==> flow/design.v <==
module contador_de_programa(
    input  wire       clk,
    input  wire       reset,
    input  wire [6:0] cantidad_instrucciones,
    output reg  [1:0] fase,
    output reg  [6:0] o_contador,
    output reg        done
);
wire [6:0] siguiente = o_contador + 7'd1;
always @(posedge clk) begin
    if (reset) begin
        fase       <= 2'd0;
        o_contador <= 7'd0;
        done       <= (cantidad_instrucciones == 7'd0);
    end else if (!done) begin
        if (fase == 2'd2) begin
            fase       <= 2'd0;
            o_contador <= siguiente;
            if (siguiente == cantidad_instrucciones)
                done <= 1'b1;
        end else begin
            fase <= fase + 2'd1;
        end
    end
end
endmodule
module unidad_control
(
    input  [3:0] instruction,
    output reg       write_enable_RB,
    output reg       read_ram,
    output reg       write_ram,
    output reg [3:0] alu_opcode,
    output reg       valido
);
always @* begin
    write_enable_RB = 1'b0;
    read_ram        = 1'b0;
    write_ram       = 1'b0;
    alu_opcode      = 4'b0000;
    valido          = 1'b1;
    case (instruction)
        4'b0000: begin write_enable_RB = 1'b1; alu_opcode = 4'b0000; end  
        4'b0001: begin write_enable_RB = 1'b1; alu_opcode = 4'b0001; end  
        4'b0010: begin write_enable_RB = 1'b1; alu_opcode = 4'b0010; end  
        4'b0011: begin write_enable_RB = 1'b1; alu_opcode = 4'b0110; end  
        4'b0100: begin write_enable_RB = 1'b1; alu_opcode = 4'b0111; end  
        4'b0101: begin write_enable_RB = 1'b1; alu_opcode = 4'b1100; end  
        4'b0110: write_ram = 1'b1;                                         
        4'b0111: read_ram  = 1'b1;                                         
        default: valido = 1'b0;                                            
    endcase
end
endmodule
module alu(
    input  [3:0]      op,
    input  [31:0]     din1_alu,
    input  [31:0]     din2_alu,
    output reg [31:0] result_alu
);
always @* begin
    case (op)
        4'b0000: result_alu = din1_alu & din2_alu;
        4'b0001: result_alu = din1_alu | din2_alu;
        4'b0010: result_alu = din1_alu + din2_alu;
        4'b0110: result_alu = din1_alu - din2_alu;
        4'b0111: result_alu = (din1_alu < din2_alu) ? 32'd1 : 32'd0;
        4'b1100: result_alu = ~(din1_alu | din2_alu);
        default: result_alu = 32'd0;
    endcase
end
endmodule
module banco_de_registros(
    input  wire        clk,
    input  wire        reset,
    input  wire [4:0]  read_address_1,
    input  wire [4:0]  read_address_2,
    input  wire [4:0]  write_address,
    input  wire [31:0] data_write,
    input  wire        write_enable,
    output wire [31:0] data_register_1,
    output wire [31:0] data_register_2
);
reg [31:0] mem [0:31];
function [31:0] valor_inicial(input [4:0] r);
    case (r)
        5'd0:  valor_inicial = 32'h000000DE;
        5'd1:  valor_inicial = 32'h0000006F;
        5'd2:  valor_inicial = 32'h00000064;
        5'd3:  valor_inicial = 32'h000000C8;
        5'd7:  valor_inicial = 32'h00000014;
        5'd8:  valor_inicial = 32'h00000015;
        5'd9:  valor_inicial = 32'h00000016;
        5'd10: valor_inicial = 32'h00000052;
        5'd11: valor_inicial = 32'h0000001B;
        5'd12: valor_inicial = 32'h7FFFFFF3;
        5'd16: valor_inicial = 32'h00000017;
        5'd17: valor_inicial = 32'h00000018;
        5'd18: valor_inicial = 32'h00000019;
        default: valor_inicial = 32'h00000000;
    endcase
endfunction
integer i;
always @(posedge clk) begin
    if (reset) begin
        for (i = 0; i < 32; i = i + 1)
            mem[i] <= valor_inicial(i[4:0]);
    end else if (write_enable) begin
        mem[write_address] <= data_write;
    end
end
assign data_register_1 = mem[read_address_1];
assign data_register_2 = mem[read_address_2];
endmodule
module ram(
    input  wire        clk,
    input  wire [31:0] address,
    input  wire [31:0] din,
    input  wire        write_enable,
    output wire [31:0] dout
);
reg [31:0] mem [0:31];
always @(posedge clk) begin
    if (write_enable)
        mem[address[4:0]] <= din;
end
assign dout = mem[address[4:0]];
endmodule
module jericalla_evolucion(
    input  wire        clk,
    input  wire        reset,
    input  wire [6:0]  cantidad_instrucciones,
    output wire [6:0]  imem_addr,
    input  wire [18:0] imem_data,
    output reg  [31:0] data_out,
    output reg         zf,
    output reg         valid,
    output wire        done
);
wire [1:0] fase;
wire [6:0] pc;
contador_de_programa contador_de_programa_inst(
    .clk(clk),
    .reset(reset),
    .cantidad_instrucciones(cantidad_instrucciones),
    .fase(fase),
    .o_contador(pc),
    .done(done)
);
assign imem_addr = pc;
wire       cu_we_rb, cu_read_ram, cu_write_ram, cu_valido;
wire [3:0] cu_alu_opcode;
unidad_control unidad_control_inst(
    .instruction(imem_data[18:15]),
    .write_enable_RB(cu_we_rb),
    .read_ram(cu_read_ram),
    .write_ram(cu_write_ram),
    .alu_opcode(cu_alu_opcode),
    .valido(cu_valido)
);
wire [31:0] rb_dr1, rb_dr2;
reg  [31:0] resultado;
reg        b1_we_rb, b1_read_ram, b1_write_ram, b1_valido;
reg [3:0]  b1_alu_opcode;
reg [4:0]  b1_rd;
reg [31:0] b1_dr1, b1_dr2;
reg        b2_we_rb, b2_valido;
reg [4:0]  b2_rd;
wire activo = !done;
banco_de_registros banco_de_registros_inst(
    .clk(clk),
    .reset(reset),
    .read_address_1(imem_data[9:5]),
    .read_address_2(imem_data[4:0]),
    .write_address(b2_rd),
    .data_write(resultado),
    .write_enable(activo && fase == 2'd2 && b2_we_rb),
    .data_register_1(rb_dr1),
    .data_register_2(rb_dr2)
);
wire [31:0] alu_result;
alu alu_inst(
    .op(b1_alu_opcode),
    .din1_alu(b1_dr1),
    .din2_alu(b1_dr2),
    .result_alu(alu_result)
);
wire [31:0] ram_dout;
ram ram_inst(
    .clk(clk),
    .address(b1_dr1),
    .din(b1_dr2),
    .write_enable(activo && fase == 2'd1 && b1_write_ram),
    .dout(ram_dout)
);
always @(posedge clk) begin
    if (reset) begin
        b1_we_rb  <= 1'b0;
        b1_read_ram <= 1'b0;
        b1_write_ram <= 1'b0;
        b1_valido <= 1'b0;
        b2_we_rb  <= 1'b0;
        b2_valido <= 1'b0;
        valid     <= 1'b0;
        zf        <= 1'b0;
    end else begin
        valid <= 1'b0;
        if (activo) begin
            case (fase)
                2'd0: begin
                    b1_we_rb      <= cu_we_rb;
                    b1_read_ram   <= cu_read_ram;
                    b1_write_ram  <= cu_write_ram;
                    b1_valido     <= cu_valido;
                    b1_alu_opcode <= cu_alu_opcode;
                    b1_rd         <= imem_data[14:10];
                    b1_dr1        <= rb_dr1;
                    b1_dr2        <= rb_dr2;
                end
                2'd1: begin
                    b2_we_rb  <= b1_we_rb;
                    b2_valido <= b1_valido;
                    b2_rd     <= b1_rd;
                    if (b1_read_ram)
                        resultado <= ram_dout;
                    else if (b1_write_ram)
                        resultado <= b1_dr2;
                    else
                        resultado <= alu_result;
                end
                default: begin
                    valid    <= b2_valido;
                    data_out <= resultado;
                    if (b2_we_rb)
                        zf <= (resultado == 32'd0);
                end
            endcase
        end
    end
end
endmodule
# [From RTL to reports: jericalla_evolucion]
# Tool output for the design above before and after an edit, in the order of the flow.
# Lines under "before" count in the file above, lines under "after" in the edited file.
# "diff" is "after" less "before", of the values as shown; "rel_change_pct" is that difference over "before", in percent.
# Cell names lack the library's common part.
# A cell with -- has no value.
[setup] top_module="jericalla_evolucion" clock_port="clk" lib="sky130hd" corner="tt_025C_1v80"

# [Diff]
# The edit as a unified diff against the file above.
# This change comes from a script, not from a designer. The edited design behaves differently; no optimisation was intended.
# begin of diff
@@ -64,5 +64,5 @@
         4'b0001: result_alu = din1_alu | din2_alu;
         4'b0010: result_alu = din1_alu + din2_alu;
-        4'b0110: result_alu = din1_alu - din2_alu;
+        4'b0110: result_alu = din1_alu + din2_alu;
         4'b0111: result_alu = (din1_alu < din2_alu) ? 32'd1 : 32'd0;
         4'b1100: result_alu = ~(din1_alu | din2_alu);
# end of diff

# [Elaborated design]
# Counts by Yosys on the flattened word-level netlist (proc, flatten, opt, wreduce; memories kept). Register bits leave out memories and registers merged into their read ports (data or address); mux counts leave out enables and synchronous resets folded into registers. Print and check cells are left out. Cells with the same type and inputs are merged into one.
# Yosys's memory passes give these memory sizes; they may raise the number of words (mostly to a power of two), join words into wider ones and drop unused or constant bits.
[bits] item="input_bits" before=28 after=28 diff=0 rel_change_pct=0.00
[bits] item="ram_bits" before=2048 after=2048 diff=0 rel_change_pct=0.00
[bits] item="ff_bits" before=96 after=96 diff=0 rel_change_pct=0.00
[bits] item="mem_count" before=3 after=3 diff=0 rel_change_pct=0.00
[bits] item="rom_bits" before=56 after=56 diff=0 rel_change_pct=0.00
[bits] item="output_inout_bits" before=42 after=42 diff=0 rel_change_pct=0.00
[bits] item="elab_cells" before=76 after=76 diff=0 rel_change_pct=0.00
[op_classes] item="bitwise" before=6 after=6 diff=0 rel_change_pct=0.00
[op_classes] item="reduce_logical" before=18 after=19 diff=1 rel_change_pct=5.56
[op_classes] item="add_sub_neg" before=4 after=3 diff=-1 rel_change_pct=-25.00
[op_classes] item="compare" before=1 after=1 diff=0 rel_change_pct=0.00
[op_classes] item="n_mux" before=20 after=20 diff=0 rel_change_pct=0.00
[op_classes] item="eq_ne" before=8 after=8 diff=0 rel_change_pct=0.00
[ops] operator="32-bit case mux with 6-bit select" before=1 after=0 diff=-1 rel_change_pct=-100.00
[ops] operator="2-bit OR reduction" before=1 after=2 diff=1 rel_change_pct=100.00
[ops] operator="32-bit subtractor" before=1 after=0 diff=-1 rel_change_pct=-100.00
[ops] operator="32-bit case mux with 5-bit select" before=0 after=1 diff=1
[ops] operator="1-bit 2-to-1 mux" before=9 after=9 diff=0 rel_change_pct=0.00
[ops] operator="32-bit 2-to-1 mux" before=5 after=5 diff=0 rel_change_pct=0.00
[ops] operator="1-bit logical AND" before=4 after=4 diff=0 rel_change_pct=0.00
[ops] operator="3-bit AND reduction" before=4 after=4 diff=0 rel_change_pct=0.00
[ops] operator="5-bit 2-to-1 mux" before=3 after=3 diff=0 rel_change_pct=0.00
[ops] operator="1-bit inverter" before=3 after=3 diff=0 rel_change_pct=0.00
[ops] operator="2-bit AND reduction" before=3 after=3 diff=0 rel_change_pct=0.00
[ops] operator="4-bit by 3-bit equality test with 1-bit output (second input constant)" before=2 after=2 diff=0 rel_change_pct=0.00
[ops] operator="2-bit by 1-bit adder with 2-bit output (second input constant)" before=1 after=1 diff=0 rel_change_pct=0.00
[ops] operator="32-bit adder" before=1 after=1 diff=0 rel_change_pct=0.00
[ops] operator="7-bit by 1-bit adder with 7-bit output (second input constant)" before=1 after=1 diff=0 rel_change_pct=0.00
[ops] operator="32-bit AND" before=1 after=1 diff=0 rel_change_pct=0.00
[ops] operator="2-bit by 1-bit equality test with 1-bit output (second input constant)" before=1 after=1 diff=0 rel_change_pct=0.00
[ops] operator="2-bit equality test (second input constant)" before=1 after=1 diff=0 rel_change_pct=0.00
[ops] operator="4-bit by 1-bit equality test with 1-bit output (second input constant)" before=1 after=1 diff=0 rel_change_pct=0.00
[ops] operator="4-bit by 2-bit equality test with 1-bit output (second input constant)" before=1 after=1 diff=0 rel_change_pct=0.00
[ops] operator="4-bit equality test (second input constant)" before=1 after=1 diff=0 rel_change_pct=0.00
[ops] operator="7-bit equality test" before=1 after=1 diff=0 rel_change_pct=0.00
[ops] operator="1-bit zero test" before=1 after=1 diff=0 rel_change_pct=0.00
[ops] operator="2-bit zero test" before=1 after=1 diff=0 rel_change_pct=0.00
[ops] operator="32-bit zero test" before=1 after=1 diff=0 rel_change_pct=0.00
[ops] operator="4-bit zero test" before=1 after=1 diff=0 rel_change_pct=0.00
[ops] operator="7-bit zero test" before=1 after=1 diff=0 rel_change_pct=0.00
[ops] operator="32-bit < comparator" before=1 after=1 diff=0 rel_change_pct=0.00
# Not every row of either side is listed.

# [Logic depth]
# Longest topological path by Yosys (ltp), each cell counted once; first at word level (registers and memories cut), then after technology mapping (sequential cells cut; the memories' decode and read muxes count).
[logic_depth] item="word_depth" before=6 after=6 diff=0 rel_change_pct=0.00
[logic_depth] item="abc_area" before="0" after="0"
[logic_depth] item="depth_mapped" before=17 after=14 diff=-3 rel_change_pct=-17.65
[logic_depth] item="ltp_nobuf" before=12 after=11 diff=-1 rel_change_pct=-8.33

# [After synthesis]
# Source: synth_stat.txt of the flow (Yosys; design flattened, memories mapped). It holds for the ABC_AREA given above (unset counts as 0); a run with the other value may have another netlist.
[synth_totals] item="ffs" before=2208 after=2208 diff=0 rel_change_pct=0.00
[synth_totals] item="buffers" before=523 after=497 diff=-26 rel_change_pct=-4.97
[synth_totals] item="stdcells" before=6042 after=5827 diff=-215 rel_change_pct=-3.56
[synth_totals] item="seq_area_um2" before=66123.4 after=66123.4 diff=0.0 rel_change_pct=0.00
[synth_totals] item="synth_area_um2" before=103860.9 after=102911.2 diff=-949.7 rel_change_pct=-0.91
[by_type] type="nor3_1" before=111 after=18 diff=-93 rel_change_pct=-83.78
[by_type] type="and2_1" before=874 after=958 diff=84 rel_change_pct=9.61
[by_type] type="clkbuf_1" before=386 after=346 diff=-40 rel_change_pct=-10.36
[by_type] type="nor2_1" before=202 after=164 diff=-38 rel_change_pct=-18.81
[by_type] type="a21oi_1" before=161 after=125 diff=-36 rel_change_pct=-22.36
[by_type] type="nand2_1" before=176 after=142 diff=-34 rel_change_pct=-19.32
[by_type] type="buf_4" before=19 after=45 diff=26 rel_change_pct=136.84
[by_type] type="o21ai_1" before=23 after=2 diff=-21 rel_change_pct=-91.30
[by_type] type="o21ai_0" before=41 after=61 diff=20 rel_change_pct=48.78
[by_type] type="mux2i_1" before=21 after=40 diff=19 rel_change_pct=90.48
[by_type] type="buf_2" before=83 after=65 diff=-18 rel_change_pct=-21.69
[by_type] type="nand4_1" before=26 after=12 diff=-14 rel_change_pct=-53.85
[by_type] type="or3_1" before=63 after=76 diff=13 rel_change_pct=20.63
[by_type] type="nand3_1" before=33 after=20 diff=-13 rel_change_pct=-39.39
[by_type] type="a221o_1" before=15 after=4 diff=-11 rel_change_pct=-73.33
[by_type] type="ha_1" before=105 after=97 diff=-8 rel_change_pct=-7.62
[by_type] type="inv_1" before=91 after=83 diff=-8 rel_change_pct=-8.79
[by_type] type="a211oi_1" before=9 after=15 diff=6 rel_change_pct=66.67
# Not every row of either side is listed.
# The figures by module come from a second, unflattened synthesis with its own total; it is not the netlist above.
[hier_totals] item="hier_cells" before=7822 after=7659 diff=-163 rel_change_pct=-2.08
[hier_totals] item="area_unflattened_um2" before=105909.1 after=104840.6 diff=-1068.5 rel_change_pct=-1.01
# Each row is one instance without its submodules.
[by_module_before] mod="banco_de_registros" n_inst=1 n_cells=4650 mod_seq_area_um2=30749.5 mod_area_um2=55917.4
[by_module_before] mod="ram" n_inst=1 n_cells=2075 mod_seq_area_um2=30749.5 mod_area_um2=39101.3
[by_module_before] mod="jericalla_evolucion" n_inst=1 n_cells=293 mod_seq_area_um2=4424.2 mod_area_um2=5342.6
[by_module_before] mod="alu" n_inst=1 n_cells=719 mod_seq_area_um2=0.0 mod_area_um2=4837.1
[by_module_before] mod="contador_de_programa" n_inst=1 n_cells=71 mod_seq_area_um2=200.2 mod_area_um2=624.3
[by_module_before] mod="unidad_control" n_inst=1 n_cells=14 mod_seq_area_um2=0.0 mod_area_um2=86.3
[by_module_after] mod="banco_de_registros" n_inst=1 n_cells=4650 mod_seq_area_um2=30749.5 mod_area_um2=55917.4
[by_module_after] mod="ram" n_inst=1 n_cells=2075 mod_seq_area_um2=30749.5 mod_area_um2=39101.3
[by_module_after] mod="jericalla_evolucion" n_inst=1 n_cells=293 mod_seq_area_um2=4424.2 mod_area_um2=5342.6
[by_module_after] mod="alu" n_inst=1 n_cells=556 mod_seq_area_um2=0.0 mod_area_um2=3768.6
[by_module_after] mod="contador_de_programa" n_inst=1 n_cells=71 mod_seq_area_um2=200.2 mod_area_um2=624.3
[by_module_after] mod="unidad_control" n_inst=1 n_cells=14 mod_seq_area_um2=0.0 mod_area_um2=86.3

# [Path before layout]
# OpenSTA on the mapped netlist: ideal clock, no wires. The path of least setup slack (recovery checks aside). Input and output delay are each 20% of the period. Register names are those of the netlist, which keeps one name where synthesis merged equal registers.
[synth_path] item="path_type" before="in2reg" after="in2reg"
[synth_path] item="from" before="input port reset" after="input port reset"
[synth_path] item="to" before="register b1_alu_opcode[0]" after="register b1_alu_opcode[0]"
[synth_path] item="driving_pins" before=3 after=3 diff=0 rel_change_pct=0.00
[synth_path] item="clock_period_ns" before=10.0 after=10.0 diff=0.0 rel_change_pct=0.00
[synth_path] item="setup_ns" before=0.505 after=0.505 diff=0.000
[synth_path] item="required_ns" before=9.495 after=9.495 diff=0.000 rel_change_pct=0.00
[synth_path] item="t_first_pin_ns" before=2.000 after=2.000 diff=0.000 rel_change_pct=0.00
[synth_path] item="t_arrival_ns" before=5.449 after=5.440 diff=-0.009 rel_change_pct=-0.17
[synth_path] item="in_delay_ns" before=2.000 after=2.000 diff=0.000 rel_change_pct=0.00
[synth_path] item="n_path_buf" before=2 after=2 diff=0 rel_change_pct=0.00
[synth_path] item="path_delay_ns" before=3.954 after=3.945 diff=-0.009 rel_change_pct=-0.23
[synth_path] item="slack_ns" before=4.046 after=4.055 diff=0.009
[synth_path] item="period_less_setup_slack_ns" before=5.954 after=5.945 diff=-0.009 rel_change_pct=-0.15
# "path_delay_ns" is the arrival time less input delay plus setup time.
# "driving_pins": output pins that drive a net of the path, with the launching flip-flop's if there is one; two outputs of one cell count as two.
# "period_less_setup_slack_ns" is the clock period less the worst setup slack; recovery checks do not enter. This is arithmetic on one report: input and output delays are still those of the set period (20% each).
# The rows between start and end are the longest chain of elaborated cells between them; the timing report does not say that the signal goes this way. Where chains are equally long, one stands for them.
# A line is the first line of the expression or statement that the cell stems from. Yosys adds cells for indexed reads and writes and turns some case tables into memories.
[synth_via_before] cell_sequence="clkbuf_1 > clkbuf_1 > nor2_1" elab_chain_cells=2 cone_cells=2 cone_lines=0 cone_classes="1 x logic; 1 x reduce/logical"
[synth_rtl_before] item="from (decl)" line_no=131 source="input  wire        reset,"
[synth_rtl_before] item="1-bit inverter"
[synth_rtl_before] item="3-bit AND reduction"
[synth_rtl_before] item="to (assign)" line_no=215 source="b1_alu_opcode <= cu_alu_opcode;"
[synth_rtl_before] item="to (decl)" line_no=164 source="reg [3:0]  b1_alu_opcode;"
[synth_via_after] cell_sequence="clkbuf_1 > clkbuf_1 > nor2_1" elab_chain_cells=2 cone_cells=2 cone_lines=0 cone_classes="1 x logic; 1 x reduce/logical"
[synth_rtl_after] item="from (decl)" line_no=131 source="input  wire        reset,"
[synth_rtl_after] item="1-bit inverter"
[synth_rtl_after] item="3-bit AND reduction"
[synth_rtl_after] item="to (assign)" line_no=215 source="b1_alu_opcode <= cu_alu_opcode;"
[synth_rtl_after] item="to (decl)" line_no=164 source="reg [3:0]  b1_alu_opcode;"

# [Worst path after layout]
# Path of least setup slack in the final report of the runs of set A (OpenROAD, finished layout, wires in). Where an end is a register, its clock arrival counts in the times.
[layout_path] item="path_type" before="in2reg" after="in2reg"
[layout_path] item="from" before="input port reset" after="input port reset"
[layout_path] item="to" before="memory banco_de_registros_inst.mem[28][8]" after="memory banco_de_registros_inst.mem[2][20]"
[layout_path] item="t_first_pin_ns" before=2.00 after=2.00 diff=0.00 rel_change_pct=0.00
[layout_path] item="in_delay_ns" before=2.00 after=2.00 diff=0.00 rel_change_pct=0.00
[layout_path] item="slack_ns" before=4.52 after=4.51 diff=-0.01
[layout_path] item="required_ns" before=10.47 after=10.48 diff=0.01 rel_change_pct=0.10
[layout_path] item="clock_period_ns" before=10.0 after=10.0 diff=0.0 rel_change_pct=0.00
[layout_path] item="driving_pins" before=6 after=8 diff=2 rel_change_pct=33.33
[layout_path] item="setup_ns" before=0.38 after=0.38 diff=0.00
[layout_path] item="n_path_buf" before=2 after=3 diff=1 rel_change_pct=50.00
[layout_path] item="t_arrival_ns" before=5.95 after=5.97 diff=0.02 rel_change_pct=0.34
# The rows between start and end are the longest chain of elaborated cells between them; the timing report does not say that the signal goes this way. Where chains are equally long, one stands for them.
# before: The path ends at the enable pin of a flip-flop; only ways to that pin are counted.
[layout_via_before] cell_sequence="buf_2 > buf_4 > nand3b_1 > or3_4 > nor2_4 > or2_2" elab_chain_cells=1 cone_cells=3 cone_lines=1 cone_classes="3 x mux"
[layout_rtl_before] item="from (decl)" line_no=131 source="input  wire        reset,"
[layout_rtl_before] item="5-bit 2-to-1 mux" line_no=105 source="if (reset) begin"
[layout_rtl_before] item="to (decl)" line_no=84 source="reg [31:0] mem [0:31];"
# after: The path ends at the enable pin of a flip-flop; only ways to that pin are counted.
[layout_via_after] cell_sequence="buf_2 > buf_4 > nor2_4 > buf_4 > and4bb_2 > nand2_1 > nor2_4 > or2_2" elab_chain_cells=1 cone_cells=3 cone_lines=1 cone_classes="3 x mux"
[layout_rtl_after] item="from (decl)" line_no=131 source="input  wire        reset,"
[layout_rtl_after] item="5-bit 2-to-1 mux" line_no=105 source="if (reset) begin"
[layout_rtl_after] item="to (decl)" line_no=84 source="reg [31:0] mem [0:31];"

# [Measured runs]
# Runs of the flow (Yosys, OpenROAD) on both versions; the two runs of a pair have the same settings. The constraints put input and output delay at 20% of the set period each and load the outputs with 0.01 pF.
[flow_settings_set_A] CORE_UTILIZATION=40 period_ns=10.0 CAP_MARGIN=20 CORE_MARGIN=2 SLEW_MARGIN=20
[measured_set_A] item="final_cell_area_um2" before=116409.0 after=115617.0 diff=-792.0 rel_change_pct=-0.68
[measured_set_A] item="final_setup_tns_ns" before=0.000 after=0.000 diff=0.000
[measured_set_A] item="util_pct" before=44.9 after=45.1 diff=0.2
[measured_set_A] item="period_reached_ns" before=5.481 after=5.485 diff=0.004 rel_change_pct=0.07
[measured_set_A] item="die_footprint_um2" before=263744.0 after=261351.0 diff=-2393.0 rel_change_pct=-0.91
[measured_set_A] item="power_total_uw" before=21356 after=21387 diff=31 rel_change_pct=0.15
[measured_set_A] item="timing.setup.ws_ns" before=4.519 after=4.515 diff=-0.004
[measured_set_A] item="hold_worst_slack_ns" before=0.420 after=0.417 diff=-0.003
[measured_set_A] item="synthesis_area_um2" before=103860.9 after=102911.2 diff=-949.7 rel_change_pct=-0.91
[flow_settings_set_B] ABC_AREA=1 CORE_UTILIZATION=32 CTS_CLUSTER_SIZE=94 MAX_ROUTING_LAYER="met4" PLACE_DENSITY_LB_ADDON=0.15 SETUP_SLACK_MARGIN=0.18 period_ns=6.71 CAP_MARGIN=20 CORE_MARGIN=2 SLEW_MARGIN=20
[measured_set_B] item="final_cell_area_um2" before=116209.0 after=114830.0 diff=-1379.0 rel_change_pct=-1.19
[measured_set_B] item="final_setup_tns_ns" before=0.000 after=0.000 diff=0.000
[measured_set_B] item="util_pct" before=36.2 after=36.4 diff=0.2
[measured_set_B] item="period_reached_ns" before=4.224 after=4.357 diff=0.133 rel_change_pct=3.15
[measured_set_B] item="die_footprint_um2" before=326675.0 after=321466.0 diff=-5209.0 rel_change_pct=-1.59
[measured_set_B] item="power_total_uw" before=32762 after=32885 diff=123 rel_change_pct=0.38
[measured_set_B] item="timing.setup.ws_ns" before=2.486 after=2.353 diff=-0.133
[measured_set_B] item="hold_worst_slack_ns" before=0.423 after=0.411 diff=-0.012
[measured_set_B] item="synthesis_area_um2" before=103078.9 after=101422.3 diff=-1656.6 rel_change_pct=-1.61
# "period_reached_ns" is the run's clock period less its worst setup slack. It is reckoned from that one timing run; input and output delays stay at 20% of the period that was set.
# By "power_total_uw" is meant OpenSTA's value without simulated activity: inputs other than the clock are taken to toggle once in ten clock periods, and the tool carries that through the logic.
